==> flow/design.v <==
module alu_top (
    input             clk,
    input      [15:0] a,
    input      [15:0] b,
    input      [2:0]  opcode,
    input      [1:0]  mode,
    output reg [31:0] result,
    output reg        eq
);
    reg [15:0] a_q;
    reg [15:0] b_q;
    reg [2:0]  opcode_q;
    reg [1:0]  mode_q;
    wire [31:0] alu_out;
    wire        alu_eq;
    ALU u_alu (.a(a_q), .b(b_q), .opcode(opcode_q), .mode(mode_q),
               .outALU(alu_out), .eq(alu_eq));
    always @(posedge clk) begin
        a_q      <= a;
        b_q      <= b;
        opcode_q <= opcode;
        mode_q   <= mode;
        result   <= alu_out;
        eq       <= alu_eq;
    end
endmodule

`timescale 1ns / 1ps
module logic_unit(a,b,opcode,outlu,eq);
input [15:0] a;
input [15:0] b;
input [2:0] opcode;
output [31:0] outlu;
output eq;
reg [31:0] outlu;
reg eq;
always@(a,b,opcode)
begin
	case(opcode)
	3'b000: outlu = {16'h0000, (a & b)};
	3'b001: outlu = {16'h0000, (a | b)};
	3'b010: outlu = {16'h0000, (a ^ b)};
	3'b011: outlu = {16'h0000, (~ a)};	
	default outlu = 32'h00000000;
	endcase
end
always@(a,b)
begin
	if( a == b) begin
	eq = 1;
	end
	else begin
	eq = 0;
	end
end
endmodule
`timescale 1ns / 1ps
module arith(a,b,opcode,outau);
input [15:0] a;
input [15:0] b;
input [2:0] opcode;
output [31:0] outau;
reg [31:0] outau;
always@(a,b,opcode)
begin
	case(opcode)
	3'b000: outau = {16'h0000, a + b};
	3'b001: outau = a * b;
	3'b010: if (a > b) begin
		outau = a - b;
		end
		else begin
		outau = b - a;
		end
	3'b011: if (a > b) begin
		outau = (b == 16'h0000) ? 32'hFFFFFFFF : a / b;
		end
		else begin
		outau = (a == 16'h0000) ? 32'hFFFFFFFF : b / a;
		end
	3'b100: outau = a + 1;
	3'b101: outau = a - 1;
	default outau = 32'h00000000;
	endcase
end
endmodule
`timescale 1ns / 1ps
module crypto(a,opcode,outcu);
input [15:0] a;
input [2:0] opcode;
output reg [31:0] outcu;
integer i;
always@(a,opcode)
begin
	outcu = 32'h00000000;
	case(opcode)
    3'b000: outcu = (a>>1) ^ a;
    3'b001: begin
        for (i=0; i<16; i=i+1) begin
        outcu[i] = ^(a>>i);  
    end
    end
	default outcu = 32'h00000000;
	endcase
end   
endmodule
`timescale 1ns / 1ps
module ALU( a, b, opcode, mode, outALU, eq);
input [15:0] a;
input [15:0] b;
input [2:0] opcode;
input [1:0] mode;
output [31:0] outALU;
output  eq;
reg [31:0] outALU;
reg eq;
wire [31:0] outau;
wire [31:0] outlu;
wire [31:0] outcu;
wire teq;
arith a1 (.a(a), .b(b), .opcode(opcode), .outau(outau));
logic_unit l1 (.a(a), .b(b), .opcode(opcode), .outlu(outlu), .eq(teq));
crypto d1 (.a(a),.opcode(opcode), .outcu(outcu));
always@(*)
begin
	if(mode == 2'b00) begin
	outALU = outlu;
	end
	else if (mode == 2'b01) begin
	outALU = outau;
	end
	else if (mode == 2'b10) begin
	outALU = outcu;
	end
	else begin
	outALU = 32'h00000000;
	end
	eq = teq;
end
endmodule
Ticket comment

== Step by step through the tools: alu_top ==
Tool output for the design above before and after an edit, in the order of the flow.
Lines under "unedited" count in the file above, lines under "edited" in the edited file.
"change" is "edited" less "unedited", of the values as shown; "rel. change" is that difference over "unedited", in percent.
Operators: Yosys type, input widths -> output width; for muxes data width and select width s.
Cell names lack the library's common part.
The mark n/a stands for no value.

* Top module: alu_top
* Clock input: clk
* Cell library: sky130hd
* Library corner: tt_025C_1v80

== The edit ==
The edit as a unified diff against the file above.
The edited RTL no longer does the same as the RTL above: the edit was made by script, with no optimisation intended.

<pre>
@@ -22,8 +22,7 @@
         mode_q   <= mode;
         result   <= alu_out;
-        eq       <= alu_eq;
     end
+    always @(*) eq = alu_eq;
 endmodule
-
 `timescale 1ns / 1ps
 module logic_unit(a,b,opcode,outlu,eq);
</pre>

== Word level ==
Yosys after proc, flatten, opt, wreduce and memory -nomap, before mapping. Enables and synchronous resets that opt folds into registers are not counted as muxes. Memory bits, and registers merged into a memory's read port (data or address), are not among the register bits. Print and check cells are not counted. Equal cells are merged and count once.

{| class="wikitable"
|+ Bit counts
! what !! unedited !! edited !! change !! rel. change (%)
|-
| bits of input ports || 38 || 38 || 0 || 0.00
|-
| output and inout port bits || 33 || 33 || 0 || 0.00
|-
| register bits after elaboration || 70 || 69 || -1 || -1.43
|}

{| class="wikitable"
|+ Cells by class
! what !! unedited !! edited !! change !! rel. change (%)
|-
| bitwise logic cells || 5 || 5 || 0 || 0.00
|-
| reduce/logical cells || 20 || 20 || 0 || 0.00
|-
| equal/unequal tests || 8 || 8 || 0 || 0.00
|-
| div/mod/pow operators || 2 || 2 || 0 || 0.00
|-
| multiplexer cells || 26 || 26 || 0 || 0.00
|-
| add/sub/neg operators || 5 || 5 || 0 || 0.00
|-
| magnitude comparators || 1 || 1 || 0 || 0.00
|-
| $mul || 1 || 1 || 0 || 0.00
|}

{| class="wikitable"
|+ Operators with widths
! operator !! unedited !! edited !! change !! rel. change (%)
|-
| $pmux 1 s2 || 16 || 16 || 0 || 0.00
|-
| $reduce_xor 16->1 || 16 || 16 || 0 || 0.00
|-
| $mux 32 || 6 || 6 || 0 || 0.00
|-
| $div 16x16->32 || 2 || 2 || 0 || 0.00
|-
| $eq 3x2->1 const B || 2 || 2 || 0 || 0.00
|-
| $eq 3x3->1 const B || 2 || 2 || 0 || 0.00
|-
| $logic_not 16->1 || 2 || 2 || 0 || 0.00
|-
| $sub 16x16->17 || 2 || 2 || 0 || 0.00
|-
| $add 16x1->17 const B || 1 || 1 || 0 || 0.00
|-
| $add 16x16->16 || 1 || 1 || 0 || 0.00
|-
| $and 16x16->16 || 1 || 1 || 0 || 0.00
|-
| $eq 16x16->1 || 1 || 1 || 0 || 0.00
|-
| $eq 2x1->1 const B || 1 || 1 || 0 || 0.00
|-
| $eq 2x2->1 const B || 1 || 1 || 0 || 0.00
|-
| $eq 3x1->1 const B || 1 || 1 || 0 || 0.00
|-
| $gt 16x16->1 || 1 || 1 || 0 || 0.00
|-
| $logic_not 2->1 || 1 || 1 || 0 || 0.00
|-
| $logic_not 3->1 || 1 || 1 || 0 || 0.00
|-
| $mul 16x16->32 || 1 || 1 || 0 || 0.00
|-
| $mux 1 || 1 || 1 || 0 || 0.00
|-
| $mux 16 || 1 || 1 || 0 || 0.00
|-
| $not 16->16 || 1 || 1 || 0 || 0.00
|-
| $or 16x16->16 || 1 || 1 || 0 || 0.00
|-
| $pmux 16 s4 || 1 || 1 || 0 || 0.00
|-
| $pmux 32 s6 || 1 || 1 || 0 || 0.00
|-
| $sub 16x1->17 const B || 1 || 1 || 0 || 0.00
|-
| $xor 15x16->16 || 1 || 1 || 0 || 0.00
|-
| $xor 16x16->16 || 1 || 1 || 0 || 0.00
|}

== Depth ==
Yosys ltp: most cells in a row. Word level: on the elaborated netlist, between registers, memories and ports. Mapped: between sequential cells and ports; inverters and the memories' decode and read muxes count.

{| class="wikitable"
|+ Depth
! what !! unedited !! edited !! change !! rel. change (%)
|-
| depth after elaboration || 6 || 6 || 0 || 0.00
|-
| ABC_AREA || 0 || 0 || n/a || n/a
|-
| gate-level depth with buffers || 501 || 517 || +16 || +3.19
|-
| gate-level depth less buffers || 460 || 471 || +11 || +2.39
|}

== Mapped cells and area ==
Yosys stat after the flow's synthesis: flattened, memories mapped to cells. It holds for the ABC_AREA given above (unset counts as 0); a run with the other value may have another netlist.

{| class="wikitable"
|+ Synthesis totals
! what !! unedited !! edited !! change !! rel. change (%)
|-
| flip-flops || 70 || 69 || -1 || -1.43
|-
| cell area after synthesis (µm²) || 36,608.9 || 36,256.0 || -352.9 || -0.96
|-
| cells in the netlist || 4,948 || 4,893 || -55 || -1.11
|-
| sequential part of the area (µm²) || 1,401.3 || 1,381.3 || -20.0 || -1.43
|}

{| class="wikitable"
|+ Cell types
! cell !! unedited !! edited !! change !! rel. change (%)
|-
| nand2_1 || 527 || 569 || +42 || +7.97
|-
| nor2_1 || 500 || 462 || -38 || -7.60
|-
| o21a_1 || 200 || 238 || +38 || +19.00
|-
| o21ai_0 || 208 || 233 || +25 || +12.02
|-
| a21oi_1 || 308 || 284 || -24 || -7.79
|-
| o211ai_1 || 38 || 18 || -20 || -52.63
|-
| xnor2_1 || 163 || 148 || -15 || -9.20
|-
| o31ai_1 || 108 || 94 || -14 || -12.96
|-
| o221ai_1 || 19 || 33 || +14 || +73.68
|-
| nor3_1 || 232 || 245 || +13 || +5.60
|-
| and2_1 || 42 || 29 || -13 || -30.95
|-
| or3_1 || 30 || 43 || +13 || +43.33
|-
| nand3_1 || 76 || 64 || -12 || -15.79
|-
| a21boi_0 || 20 || 8 || -12 || -60.00
|-
| a31oi_1 || 53 || 42 || -11 || -20.75
|-
| o21ai_1 || 25 || 36 || +11 || +44.00
|-
| inv_1 || 352 || 342 || -10 || -2.84
|-
| mux2_2 || 77 || 87 || +10 || +12.99
|}

Not every row of either side is listed.
By module: a second synthesis without flattening, with its own total; a netlist apart from the flattened one above.

{| class="wikitable"
|+ Unflattened totals
! what !! unedited !! edited !! change !! rel. change (%)
|-
| cells (unflattened synthesis) || 5,049 || 4,921 || -128 || -2.54
|-
| area (unflattened synthesis) (µm²) || 37,942.6 || 36,879.1 || -1,063.5 || -2.80
|}

Each row is one instance without its submodules.

{| class="wikitable"
|+ Modules, unedited
! module !! seq. area (µm²) !! instances !! area (µm²) !! cells
|-
| arith || 0.0 || 1 || 33,772.4 || 4,635
|-
| alu_top || 1,401.3 || 1 || 1,401.3 || 70
|-
| logic_unit || 0.0 || 1 || 1,187.4 || 162
|-
| crypto || 0.0 || 1 || 794.5 || 105
|-
| ALU || 0.0 || 1 || 787.0 || 77
|}

{| class="wikitable"
|+ Modules, edited
! module !! seq. area (µm²) !! instances !! area (µm²) !! cells
|-
| arith || 0.0 || 1 || 32,728.9 || 4,508
|-
| alu_top || 1,381.3 || 1 || 1,381.3 || 69
|-
| logic_unit || 0.0 || 1 || 1,187.4 || 162
|-
| crypto || 0.0 || 1 || 794.5 || 105
|-
| ALU || 0.0 || 1 || 787.0 || 77
|}

== Worst setup path after synthesis ==
OpenSTA on the mapped netlist: ideal clock, no wires. The path of least setup slack (recovery checks aside). Input and output delay are each 20% of the period. Register names are those of the netlist, which keeps one name where synthesis merged equal registers.

{| class="wikitable"
|+ Timing after synthesis
! what !! unedited !! edited !! change !! rel. change (%)
|-
| path kind || flip-flop to flip-flop || flip-flop to flip-flop || n/a || n/a
|-
| start || register a_q[1] || register a_q[6] || n/a || n/a
|-
| end || register result[0] || register result[0] || n/a || n/a
|-
| delay of the path (ns) || 99.189 || 98.518 || -0.671 || -0.68
|-
| library setup time (ns) || 0.120 || 0.127 || +0.007 || n/a
|-
| required time (ns) || 89.880 || 89.873 || -0.007 || -0.01
|-
| period (ns) || 90.0 || 90.0 || 0.0 || 0.00
|-
| arrival (ns) || 99.069 || 98.391 || -0.678 || -0.68
|-
| path buffers || 57 || 55 || -2 || -3.51
|-
| stages on the path || 478 || 500 || +22 || +4.60
|-
| slack (ns) || -9.189 || -8.518 || +0.671 || n/a
|-
| synthesis period reached (ns) || 99.189 || 98.518 || -0.671 || -0.68
|}

"delay of the path" is the arrival time less input delay plus setup time.
"stages on the path" counts driving pins, that of a launching flip-flop among them; a cell with two outputs on the path counts twice.
"synthesis period reached" is the clock period less the worst setup slack; recovery checks do not enter. This is arithmetic on one report: input and output delays are still those of the set period (20% each).
The rows between start and end are the longest chain of elaborated cells between them; the timing report does not say that the signal goes this way. Where chains are equally long, one stands for them.
A line is the first line of the expression or statement that the cell stems from. Yosys adds cells for indexed reads and writes and turns some case tables into memories.

Between the ends, after synthesis, unedited:
* Path through: dfxtp_1 > clkbuf_1 > inv_1 > clkbuf_1 > ha_1 > or4_1 > or4_1 > buf_2 > buf_2 > nand2_1 > clkbuf_1 > buf_1 > clkbuf_1 > clkbuf_1 > clkbuf_1 > nor2_1 > a21oi_1 > ha_1 > [442 not listed] > a21o_1 > inv_1 > nand3_2 > nor3_4 > buf_2 > nand2_1 > o21ai_1 > ha_1 > a21o_1 > a21o_1 > a21oi_1 > o2111ai_1 > or3_1 > a211oi_1 > nand4_1 > a211oi_1 > o211ai_1 > o31a_1
* Length of the longest elaborated chain: 6
* Elaborated cells between the ends (all ways): 15
* Classes of those cells: 2 x div; 1 x compare; 9 x mux; 1 x logic; 2 x reduce/logical

{| class="wikitable"
|+ RTL lines, path after synthesis, unedited
! what !! RTL line !! RTL
|-
| start, declared || 10 || <nowiki>reg [15:0] a_q;</nowiki>
|-
| start, assigned || 19 || <nowiki>a_q      <= a;</nowiki>
|-
| $div 16x16->32 || 79 || <nowiki>outau = (a == 16'h0000) ? 32'hFFFFFFFF : b / a;</nowiki>
|-
| $mux 32 || 79 ||
|-
| $mux 32 || 75 || <nowiki>3'b011: if (a > b) begin</nowiki>
|-
| $pmux 32 s6 || 66 || <nowiki>case(opcode)</nowiki>
|-
| $mux 32 || 129 || <nowiki>else if (mode == 2'b01) begin</nowiki>
|-
| $mux 32 || 126 || <nowiki>if(mode == 2'b00) begin</nowiki>
|-
| end, assigned || 23 || <nowiki>result   <= alu_out;</nowiki>
|-
| end, declared || 7 || <nowiki>output reg [31:0] result,</nowiki>
|}

Between the ends, after synthesis, edited:
* Path through: dfxtp_1 > clkbuf_1 > buf_1 > inv_2 > ha_1 > buf_2 > nor4_2 > and3_1 > o21a_2 > nor2_1 > a21oi_4 > clkbuf_1 > clkbuf_1 > clkbuf_1 > clkbuf_1 > buf_1 > clkbuf_1 > buf_1 > [464 not listed] > nor3_1 > buf_2 > mux2i_1 > ha_1 > a21oi_1 > nor2b_1 > o21ai_0 > nand2b_1 > a21oi_1 > nor2b_1 > o21ai_0 > nand2b_1 > a21oi_1 > nor3_1 > nor4_1 > nand4_1 > a211oi_1 > a31oi_1
* Length of the longest elaborated chain: 6
* Elaborated cells between the ends (all ways): 14
* Classes of those cells: 2 x div; 1 x compare; 9 x mux; 2 x reduce/logical

{| class="wikitable"
|+ RTL lines, path after synthesis, edited
! what !! RTL line !! RTL
|-
| start, declared || 10 || <nowiki>reg [15:0] a_q;</nowiki>
|-
| start, assigned || 19 || <nowiki>a_q      <= a;</nowiki>
|-
| $div 16x16->32 || 78 || <nowiki>outau = (a == 16'h0000) ? 32'hFFFFFFFF : b / a;</nowiki>
|-
| $mux 32 || 78 ||
|-
| $mux 32 || 74 || <nowiki>3'b011: if (a > b) begin</nowiki>
|-
| $pmux 32 s6 || 65 || <nowiki>case(opcode)</nowiki>
|-
| $mux 32 || 128 || <nowiki>else if (mode == 2'b01) begin</nowiki>
|-
| $mux 32 || 125 || <nowiki>if(mode == 2'b00) begin</nowiki>
|-
| end, assigned || 23 || <nowiki>result   <= alu_out;</nowiki>
|-
| end, declared || 7 || <nowiki>output reg [31:0] result,</nowiki>
|}

== Worst path after layout ==
From the final timing report of the runs of pair 1: the path of least setup slack in the routed layout; clock arrival at registers is part of the times.

{| class="wikitable"
|+ Timing after layout
! what !! unedited !! edited !! change !! rel. change (%)
|-
| path kind || flip-flop to flip-flop || flip-flop to flip-flop || n/a || n/a
|-
| start || register a_q[14] || register a_q[12] || n/a || n/a
|-
| end || register result[0] || register result[0] || n/a || n/a
|-
| slack (ns) || 3.01 || 2.93 || -0.08 || n/a
|-
| required time (ns) || 87.39 || 87.36 || -0.03 || -0.03
|-
| arrival (ns) || 84.38 || 84.44 || +0.06 || +0.07
|-
| path buffers || 18 || 11 || -7 || -38.89
|-
| library setup time (ns) || 0.11 || 0.12 || +0.01 || n/a
|-
| stages on the path || 444 || 453 || +9 || +2.03
|-
| period (ns) || 87.1 || 87.1 || 0.0 || 0.00
|}

The rows between start and end are the longest chain of elaborated cells between them; the timing report does not say that the signal goes this way. Where chains are equally long, one stands for them.

Between the ends, after layout, unedited:
* Path through: dfxtp_2 > inv_4 > ha_1 > or4_4 > or4_4 > a211oi_4 > nor3_4 > buf_6 > nor2_4 > a211oi_1 > o21ai_1 > inv_1 > ha_4 > o21ai_1 > nand2b_1 > nand3_1 > nor2_1 > a31oi_2 > [408 not listed] > a21o_1 > a21o_1 > inv_2 > nand3_4 > nor3_4 > buf_12 > mux2_2 > ha_1 > nand4_1 > nor2_2 > a21oi_1 > o2111ai_1 > or3_1 > a211oi_2 > nand4_1 > a211oi_2 > o211ai_1 > o31a_1
* Length of the longest elaborated chain: 6
* Elaborated cells between the ends (all ways): 14
* Classes of those cells: 2 x div; 1 x compare; 9 x mux; 2 x reduce/logical

{| class="wikitable"
|+ RTL lines, path after layout, unedited
! what !! RTL line !! RTL
|-
| start, declared || 10 || <nowiki>reg [15:0] a_q;</nowiki>
|-
| start, assigned || 19 || <nowiki>a_q      <= a;</nowiki>
|-
| $div 16x16->32 || 79 || <nowiki>outau = (a == 16'h0000) ? 32'hFFFFFFFF : b / a;</nowiki>
|-
| $mux 32 || 79 ||
|-
| $mux 32 || 75 || <nowiki>3'b011: if (a > b) begin</nowiki>
|-
| $pmux 32 s6 || 66 || <nowiki>case(opcode)</nowiki>
|-
| $mux 32 || 129 || <nowiki>else if (mode == 2'b01) begin</nowiki>
|-
| $mux 32 || 126 || <nowiki>if(mode == 2'b00) begin</nowiki>
|-
| end, assigned || 23 || <nowiki>result   <= alu_out;</nowiki>
|-
| end, declared || 7 || <nowiki>output reg [31:0] result,</nowiki>
|}

Between the ends, after layout, edited:
* Path through: dfxtp_2 > buf_12 > or4_4 > nand2b_4 > or4_4 > nor4_4 > a31oi_2 > inv_1 > nand2_2 > nor2_4 > ha_4 > nor3_4 > nor3_1 > a21oi_1 > nor2_1 > ha_1 > a21oi_2 > nand2_2 > [417 not listed] > o21ai_1 > a21oi_1 > nor2b_1 > nor2_1 > and4b_2 > nand3_4 > nor3_4 > buf_6 > buf_6 > mux2_1 > ha_1 > a21o_1 > a21oi_1 > o21ai_1 > nor4_2 > nand4_1 > a211oi_2 > a31oi_1
* Length of the longest elaborated chain: 6
* Elaborated cells between the ends (all ways): 14
* Classes of those cells: 2 x div; 1 x compare; 9 x mux; 2 x reduce/logical

{| class="wikitable"
|+ RTL lines, path after layout, edited
! what !! RTL line !! RTL
|-
| start, declared || 10 || <nowiki>reg [15:0] a_q;</nowiki>
|-
| start, assigned || 19 || <nowiki>a_q      <= a;</nowiki>
|-
| $div 16x16->32 || 78 || <nowiki>outau = (a == 16'h0000) ? 32'hFFFFFFFF : b / a;</nowiki>
|-
| $mux 32 || 78 ||
|-
| $mux 32 || 74 || <nowiki>3'b011: if (a > b) begin</nowiki>
|-
| $pmux 32 s6 || 65 || <nowiki>case(opcode)</nowiki>
|-
| $mux 32 || 128 || <nowiki>else if (mode == 2'b01) begin</nowiki>
|-
| $mux 32 || 125 || <nowiki>if(mode == 2'b00) begin</nowiki>
|-
| end, assigned || 23 || <nowiki>result   <= alu_out;</nowiki>
|-
| end, declared || 7 || <nowiki>output reg [31:0] result,</nowiki>
|}

== Layout results ==
Both versions went through the flow (Yosys, OpenROAD) with the same settings in each pair. Constraints: input delay and output delay 20% of the set period each, output load 0.01 pF.

Flow settings, pair 1:
* period_ns: 87.1
* CAP_MARGIN: 20
* CORE_MARGIN: 2
* CORE_UTILIZATION: 40
* SLEW_MARGIN: 20

{| class="wikitable"
|+ Measured results, pair 1
! what !! unedited !! edited !! change !! rel. change (%)
|-
| full die area (µm²) || 93,957.6 || 93,064.7 || -892.9 || -0.95
|-
| total negative setup slack (ns) || 0.000 || 0.000 || 0.000 || n/a
|-
| utilization || 0.5 || 0.483 || -0.017 || n/a
|-
| netlist area reported by Yosys (µm²) || 36,608.9 || 36,256.0 || -352.9 || -0.96
|-
| worst hold slack in the final report (ns) || 0.923 || 1.032 || +0.109 || n/a
|-
| setup slack of the worst path (ns) || 3.013 || 2.928 || -0.085 || n/a
|-
| clock period achieved (ns) || 84.087 || 84.172 || +0.085 || +0.10
|-
| standard-cell area after layout (µm²) || 45,207.1 || 43,424.1 || -1,783.0 || -3.94
|}

Flow settings, pair 2:
* CELL_PAD_IN_SITES_DETAIL_PLACEMENT: 2
* CELL_PAD_IN_SITES_GLOBAL_PLACEMENT: 0
* CORE_ASPECT_RATIO: 0.98
* CORE_MARGIN: 9
* CORE_UTILIZATION: 24
* CTS_CLUSTER_DIAMETER: 235
* MAX_ROUTING_LAYER: met4
* PLACE_DENSITY_LB_ADDON: 0.17
* SETUP_SLACK_MARGIN: 5.0
* period_ns: 84.0
* CAP_MARGIN: 20
* SLEW_MARGIN: 20

{| class="wikitable"
|+ Measured results, pair 2
! what !! unedited !! edited !! change !! rel. change (%)
|-
| full die area (µm²) || 166,922.0 || 165,383.0 || -1,539.0 || -0.92
|-
| total negative setup slack (ns) || -5.584 || -5.027 || +0.557 || n/a
|-
| utilization || 0.344 || 0.337 || -0.007 || n/a
|-
| netlist area reported by Yosys (µm²) || 36,608.9 || 36,256.0 || -352.9 || -0.96
|-
| worst hold slack in the final report (ns) || 1.050 || 1.017 || -0.033 || n/a
|-
| setup slack of the worst path (ns) || -3.686 || -2.590 || +1.096 || n/a
|-
| clock period achieved (ns) || 87.686 || 86.590 || -1.096 || -1.25
|-
| standard-cell area after layout (µm²) || 52,019.9 || 50,412.1 || -1,607.8 || -3.09
|}

"clock period achieved" is the run's clock period less its worst setup slack. It is reckoned from that one timing run; input and output delays stay at 20% of the period that was set.
